==> flow/design.v <==
`timescale 1ns / 1ps
module signalReceive(clk, rst, SCK, MOSI, byteReceived, dataByte, SSEL);
input clk;
input rst;
input SCK, SSEL, MOSI;
output byteReceived;
output [7:0] dataByte;
reg [2:0] bitcnt;
reg byte_received;   
reg [7:0] byte_data_received;
assign byteReceived = byte_received;
assign dataByte = byte_data_received;
reg [2:0] SCKr;  
reg [2:0] SSELr;  
reg [1:0] MOSIr; 
always @(posedge clk) 
begin
  if (rst)
    SCKr <= 3'b000;
  else
    SCKr <= {SCKr[1:0], SCK};
end
wire SCK_risingedge = (SCKr[2:1]==2'b01);   
wire SCK_fallingedge = (SCKr[2:1]==2'b10);   
always @(posedge clk) 
begin
  if (rst)
    SSELr <= 3'b111;
  else
    SSELr <= {SSELr[1:0], SSEL};
end
wire SSEL_active = ~SSELr[1];   
wire SSEL_startmessage = (SSELr[2:1]==2'b10);   
wire SSEL_endmessage = (SSELr[2:1]==2'b01);   
always @(posedge clk) 
begin
  MOSIr <= {MOSIr[0], MOSI};
end
wire MOSI_data = MOSIr[1];
always @(posedge clk)
begin
  if(rst)
  begin
    bitcnt <= 3'b000;
  end
  else if(~SSEL_active)
  begin
    bitcnt <= 3'b000;
  end
  else
  begin
    if(SCK_risingedge)
    begin
      bitcnt <= bitcnt + 3'b001;
      byte_data_received <= {byte_data_received[6:0], MOSI_data};
    end
  end
end
always @(posedge clk)
begin    
  if (rst)
    byte_received <= 1'b0;
  else
    byte_received <= SSEL_active && SCK_risingedge && (bitcnt==3'b111);
end 
endmodule
module sending(clk, rst, SCK, MISO, SSEL, data, signalReceived, byteSent);
input clk;
input rst;
input SCK;
output MISO;
input SSEL;
input [7:0] data;
input signalReceived;
output byteSent;
reg byte_sent;
assign byteSent = byte_sent;
reg [7:0] byte_data_sent;
reg byte_sent_2clk;
reg [2:0] cnt;
reg [2:0] SCKr;  
always @(posedge clk) 
begin
 if (rst)
   SCKr <= 3'b000;
 else
   SCKr <= {SCKr[1:0], SCK};
end
wire SCK_risingedge = (SCKr[2:1]==2'b01);   
wire SCK_fallingedge = (SCKr[2:1]==2'b10);   
reg [2:0] SSELr;  
always @(posedge clk) 
begin
  if (rst)
    SSELr <= 3'b111;
  else
    SSELr <= {SSELr[1:0], SSEL};
end
wire SSEL_active = ~SSELr[1];   
wire SSEL_startmessage = (SSELr[2:1]==2'b10);   
wire SSEL_endmessage = (SSELr[2:1]==2'b01);   
always @(posedge clk) 
begin
  if(rst)
  begin
    cnt <= 3'b000;
    byte_data_sent <= 8'h00;
  end
  else if(signalReceived)
  begin
    if(~SSEL_active) 
    begin
      cnt<=3'b000;   
    end
    else
    begin
      if(byte_sent_2clk)
      begin
        byte_data_sent <= data;
      end
      if(SCK_risingedge)
      begin
        cnt <= cnt + 3'b001;
        byte_data_sent <= {byte_data_sent[6:0], 1'b0};
      end
    end
  end
end
always @(posedge clk)
begin
  if(rst)
  begin
    byte_sent_2clk <= 1'b0;
    byte_sent <= 1'b0;
  end
  else if(signalReceived)
  begin
    if (byte_sent_2clk)
    begin
      byte_sent_2clk <= 1'b0;
    end
    if (byte_sent)
    begin
      byte_sent_2clk <= 1'b1;
      byte_sent <= SSEL_active && SCK_risingedge && (cnt==3'b111);
    end
    else
    begin
      byte_sent <= SSEL_active && SCK_risingedge && (cnt==3'b111);
    end
  end
end
assign MISO = byte_data_sent[7];   
endmodule
`timescale 1ns / 1ps
module signalProcess(clk, rst, SCK, MOSI, MISO, SSEL);
input clk;
input rst;
input SCK, SSEL, MOSI;
output MISO;
wire [7:0] dataByte;
wire [7:0] sendByte;
reg [7:0] compressedX [63:0];
reg [6:0] inputCounter;
wire byte_received;
reg signalReceived;
wire byteSent;
integer i;
integer j;
assign sendByte = compressedX[j[5:0]];
signalReceive srA(.clk(clk), .rst(rst), .SCK(SCK), .MOSI(MOSI), .byteReceived(byte_received), .dataByte(dataByte), .SSEL(SSEL));
always @(posedge clk)
begin 
  if(rst)
  begin
    i <= 0;
    inputCounter <= 7'b0000000;
  end
  else if(~signalReceived)
  begin
    if(byte_received)
    begin
      i <= i+1;
      inputCounter <= inputCounter + 7'b0000001; 
    end
  end
end
always @(posedge clk)
begin 
  if(~rst && ~signalReceived && byte_received && i >= 0 && i < 64)
    compressedX[i[5:0]] <= dataByte;
end
always @(posedge clk)
begin
  if(rst)
    signalReceived <= 1'b0;
  else
    signalReceived <= (inputCounter == 7'b1000000);
end
sending sB(.clk(clk), .rst(rst), .SCK(SCK), .MISO(MISO), .SSEL(SSEL), .data(sendByte), .signalReceived(signalReceived), .byteSent(byteSent));
always @(posedge clk)
begin
  if(rst)
    j <= -1;
  else if(signalReceived)
  begin
    if(byteSent)
    begin
      j <= j+1;
    end 
  end
end
endmodule
# Tool chain data of signalProcess
# Tool output for the design above before and after an edit, in the order of the flow.
# Lines under "orig" count in the file above, lines under "edited" in the edited file.
# "change": "edited" minus "orig" as printed here.
# Library cell names are shortened.
# The mark n/a stands for no value.
[setup]
design = "signalProcess"
clk_port = "clk"
library = "sky130hd"
lib_corner = "tt_025C_1v80"

# Diff
# Unified diff, file above to edited file.
# This change comes from a script, not from a designer. The edited design behaves differently; no optimisation was intended.
# begin of diff
@@ -181,5 +181,5 @@
     if(byte_received)
     begin
-      i <= i+1;
+      i <= i-1;
       inputCounter <= inputCounter + 7'b0000001; 
     end
# end of diff

# Word level
# Counts by Yosys on the flattened word-level netlist (proc, flatten, opt, wreduce; memories kept). Print and check cells are left out. Cells with the same type and inputs are merged into one.
# Yosys's memory passes give these memory sizes; they may raise the number of words (mostly to a power of two), join words into wider ones and drop unused or constant bits.
[classes]
columns = ["element", "orig", "edited", "change"]
rows = [
  ["n_addsub", 5, 5, 0],
  ["compare", 2, 2, 0],
  ["eq_ne", 5, 5, 0],
  ["muxes", 10, 10, 0],
  ["bitwise", 4, 4, 0],
  ["reduce_and_logical", 16, 16, 0],
]
[ops]
columns = ["operator", "orig", "edited", "change"]
rows = [
  ["adder 32 x 2 -> 32 bit (second input constant)", 2, 1, -1],
  ["subtractor 32 x 2 -> 32 bit (second input constant)", 0, 1, 1],
]
# Operator kinds equal on both sides are left out: 17.
[word_totals]
columns = ["element", "orig", "edited", "change"]
rows = [
  ["regBits", 109, 109, 0],
  ["mem_bits_rw", 512, 512, 0],
  ["clocked_rd_ports_x_width", 8, 8, 0],
  ["n_memories", 1, 1, 0],
  ["out_inout_bits", 1, 1, 0],
  ["word_cells", 59, 59, 0],
]
[memory_table]
columns = ["element", "orig", "edited"]
rows = [
  ["mem_shapes", "compressedX 64 x 8 bit 1R1W", "compressedX 64 x 8 bit 1R1W"],
]

# Longest topological paths
# Yosys ltp: most cells in a row. Word level: on the elaborated netlist, between registers, memories and ports. Mapped: between sequential cells and ports; inverters and the memories' decode and read muxes count.
[depth]
columns = ["element", "orig", "edited", "change"]
rows = [
  ["depth_word", 6, 6, 0],
  ["abc_area", "0", "0", "n/a"],
  ["depth_mapped", 8, 8, 0],
  ["mapped_depth_nobuf", 6, 7, 1],
]

# Mapped cells and area
# Yosys stat after the flow's synthesis: flattened, memories mapped to cells. It holds for the ABC_AREA given above (unset counts as 0); a run with the other value may have another netlist.
[by_type]
columns = ["type", "orig", "edited", "change"]
rows = [
  ["nor2_1", 131, 61, -70],
  ["nor3_1", 12, 68, 56],
  ["nand2_1", 83, 45, -38],
  ["clkbuf_1", 28, 45, 17],
  ["a211oi_1", 1, 16, 15],
  ["a22oi_1", 1, 12, 11],
  ["o22ai_1", 1, 12, 11],
  ["xnor2_1", 19, 9, -10],
  ["a21oi_1", 20, 29, 9],
  ["nand4_1", 16, 7, -9],
  ["mux2_2", 3, 12, 9],
  ["o221ai_1", 8, 0, -8],
  ["nand3_1", 29, 22, -7],
  ["o21ai_0", 24, 31, 7],
  ["a221o_1", 7, 0, -7],
  ["a311o_1", 7, 0, -7],
  ["buf_4", 7, 0, -7],
  ["mux4_2", 126, 120, -6],
]
# Cell types equal on both sides are left out: 4.
# The list need not be complete.
[synth_totals]
columns = ["element", "orig", "edited", "change"]
rows = [
  ["mapped_cells", 1317, 1308, -9],
  ["synth_area_um2", 23388.7, 23403.7, 15.0],
  ["seqArea_um2", 17136.4, 17136.4, 0.0],
  ["ff_cells", 596, 596, 0],
  ["buf_cells", 69, 80, 11],
]
# The figures by module come from a second, unflattened synthesis with its own total; it is not the netlist above.
[unflattened]
columns = ["element", "orig", "edited", "change"]
rows = [
  ["cells_unflattened", 1302, 1281, -21],
  ["hier_area_um2", 23577.6, 23463.8, -113.8],
]
# Rows give one instance, submodules left out.
[modules_orig]
columns = ["mod", "n_inst", "n_cells", "area_um2", "seq_area_um2"]
rows = [
  ["signalProcess", 1, 1175, 22142.5, 16415.7],
  ["sending", 1, 92, 844.6, 360.3],
  ["signalReceive", 1, 35, 590.6, 460.4],
]
[modules_edited]
columns = ["mod", "n_inst", "n_cells", "area_um2", "seq_area_um2"]
rows = [
  ["signalProcess", 1, 1154, 22028.6, 16415.7],
  ["sending", 1, 92, 844.6, 360.3],
  ["signalReceive", 1, 35, 590.6, 460.4],
]

# Worst setup path after synthesis
# Path of least setup slack by OpenSTA after synthesis, without wires, with an ideal clock, recovery checks aside; 20% of the period is set as input and as output delay. Where synthesis merged equal registers, the netlist keeps one of their names.
[synth_timing]
columns = ["element", "orig", "edited", "change"]
rows = [
  ["path_type", "input to register", "input to register", "n/a"],
  ["startpoint", "input port rst", "input port rst", "n/a"],
  ["endpoint", "memory compressedX[58][0]", "memory compressedX[16][0]", "n/a"],
  ["clock_period_ps", 10000, 10000, 0],
  ["in_delay_ps", 2000, 2000, 0],
  ["setup_time_ps", 370, 395, 25],
  ["t_first_pin_ps", 2000, 2000, 0],
  ["arrival_ps", 3323, 4087, 764],
  ["t_required_ps", 9630, 9605, -25],
  ["setup_slack_ps", 6306, 5519, -787],
  ["path_delay_ps", 1693, 2482, 789],
  ["path_stages", 5, 7, 2],
  ["period_less_setup_slack_ps", 3694, 4481, 787],
]
# "path_delay_ps" = arrival - input delay + setup time.
# "path_stages": output pins that drive a net of the path, with the launching flip-flop's if there is one; two outputs of one cell count as two.
# "period_less_setup_slack_ps" = period - worst setup slack (recovery checks aside). The figure is calculated, with input and output delays left at 20% of the set period.
# Between the ends stands the longest chain of elaborated cells between them, by number of cells; it is not shown to be the way that was timed. Of several equally long chains one is given.
# A line is the first line of the expression or statement that the cell stems from. Yosys adds cells for indexed reads and writes and turns some case tables into memories.
# orig: The path ends at the enable pin of a flip-flop; only ways to that pin are counted.
[synth_between_orig]
cell_sequence = "nor4_1 > nand4_1 > nor2_1 > nand4_1 > nor2_1"
elab_chain_cells = 6
[synth_lines_orig]
columns = ["element", "line", "text"]
rows = [
  ["start: declaration", 158, "input rst;"],
  ["NOT 1 bit", 190, "if(~rst && ~signalReceived && byte_received && i >= 0 && i < 64)"],
  ["logical AND 1 bit x4", 190, ""],
  ["2-to-1 mux 6 bit", 190, ""],
  ["end: declaration", 163, "reg [7:0] compressedX [63:0];"],
]
# edited: The path ends at the enable pin of a flip-flop; only ways to that pin are counted.
[synth_between_edited]
cell_sequence = "clkbuf_1 > nor2_1 > nor4bb_1 > nand3_1 > or4_1 > buf_2 > nor4_1"
elab_chain_cells = 6
[synth_lines_edited]
columns = ["element", "line", "text"]
rows = [
  ["start: declaration", 158, "input rst;"],
  ["NOT 1 bit", 190, "if(~rst && ~signalReceived && byte_received && i >= 0 && i < 64)"],
  ["logical AND 1 bit x4", 190, ""],
  ["2-to-1 mux 6 bit", 190, ""],
  ["end: declaration", 163, "reg [7:0] compressedX [63:0];"],
]

# Path in the finished layout
# Path of least setup slack in the final report of the runs of set A (OpenROAD, finished layout, wires in). Where an end is a register, its clock arrival counts in the times.
# The report prints the path's times to 10 ps; the period is as set.
[layout_timing]
columns = ["element", "orig", "edited", "change"]
rows = [
  ["path_type", "input to register", "input to register", "n/a"],
  ["startpoint", "input port rst", "input port rst", "n/a"],
  ["endpoint", "memory compressedX[53][4]", "memory compressedX[16][7]", "n/a"],
  ["clock_period_ps", 10000, 10000, 0],
  ["in_delay_ps", 2000, 2000, 0],
  ["setup_time_ps", 370, 280, -90],
  ["t_first_pin_ps", 2000, 2000, 0],
  ["arrival_ps", 4730, 4900, 170],
  ["t_required_ps", 10250, 10330, 80],
  ["setup_slack_ps", 5520, 5430, -90],
  ["path_stages", 6, 7, 1],
]
# Between the ends stands the longest chain of elaborated cells between them, by number of cells; it is not shown to be the way that was timed. Of several equally long chains one is given.
# orig: The path ends at the enable pin of a flip-flop; only ways to that pin are counted.
[layout_between_orig]
cell_sequence = "buf_2 > nor4_1 > nand4_1 > nor2_1 > nand3_1 > nor2_1"
elab_chain_cells = 6
[layout_lines_orig]
columns = ["element", "line", "text"]
rows = [
  ["start: declaration", 158, "input rst;"],
  ["NOT 1 bit", 190, "if(~rst && ~signalReceived && byte_received && i >= 0 && i < 64)"],
  ["logical AND 1 bit x4", 190, ""],
  ["2-to-1 mux 6 bit", 190, ""],
  ["end: declaration", 163, "reg [7:0] compressedX [63:0];"],
]
# edited: The path ends at the enable pin of a flip-flop; only ways to that pin are counted.
[layout_between_edited]
cell_sequence = "buf_2 > nor2_1 > nor4bb_1 > nand3_1 > or4_4 > nor4_1 > buf_4"
elab_chain_cells = 6
[layout_lines_edited]
columns = ["element", "line", "text"]
rows = [
  ["start: declaration", 158, "input rst;"],
  ["NOT 1 bit", 190, "if(~rst && ~signalReceived && byte_received && i >= 0 && i < 64)"],
  ["logical AND 1 bit x4", 190, ""],
  ["2-to-1 mux 6 bit", 190, ""],
  ["end: declaration", 163, "reg [7:0] compressedX [63:0];"],
]

# Flow runs
# Both versions went through the flow (Yosys, OpenROAD) with the same settings in each pair. Constraints: input delay and output delay 20% of the set period each, output load 0.01 pF.
[flow_settings_set_A]
CORE_UTILIZATION = 40
period_ns = 10.0
CAP_MARGIN = 20
CORE_MARGIN = 2
SLEW_MARGIN = 20
[measured_set_A]
columns = ["element", "orig", "edited", "change"]
rows = [
  ["yosys.chip_area_um2", 23388.7, 23403.7, 15.0],
  ["design_die_area_um2", 60422.6, 60459.4, 36.8],
  ["layout_stdcell_area_um2", 26128.8, 26385.3, 256.5],
  ["worstSetupSlack_ps", 5517, 5431, -86],
  ["setup_tns_ps", 0, 0, 0],
  ["design_power_uw", 4943, 4979, 36],
  ["achieved_clock_period_ps", 4483, 4569, 86],
]
[flow_settings_set_B]
ABC_AREA = 1
CORE_ASPECT_RATIO = 1.79
CORE_UTILIZATION = 31
CTS_CLUSTER_DIAMETER = 171
HOLD_SLACK_MARGIN = -0.01
MIN_ROUTING_LAYER = "met1"
PLACE_DENSITY = 0.37
SETUP_SLACK_MARGIN = 0.66
period_ns = 3.53
CAP_MARGIN = 20
CORE_MARGIN = 2
SLEW_MARGIN = 20
[measured_set_B]
columns = ["element", "orig", "edited", "change"]
rows = [
  ["yosys.chip_area_um2", 24237.0, 24494.7, 257.7],
  ["design_die_area_um2", 80532.3, 81375.1, 842.8],
  ["layout_stdcell_area_um2", 27395.0, 27966.8, 571.8],
  ["worstSetupSlack_ps", 834, 807, -27],
  ["setup_tns_ps", 0, 0, 0],
  ["design_power_uw", 13536, 14141, 605],
  ["achieved_clock_period_ps", 2696, 2723, 27],
]
# "achieved_clock_period_ps" = clock period - worst setup slack. The figure is calculated, with input and output delays left at 20% of the set period.
# "design_power_uw" rests on the timing tool's default activity at the inputs, not on a simulated workload.
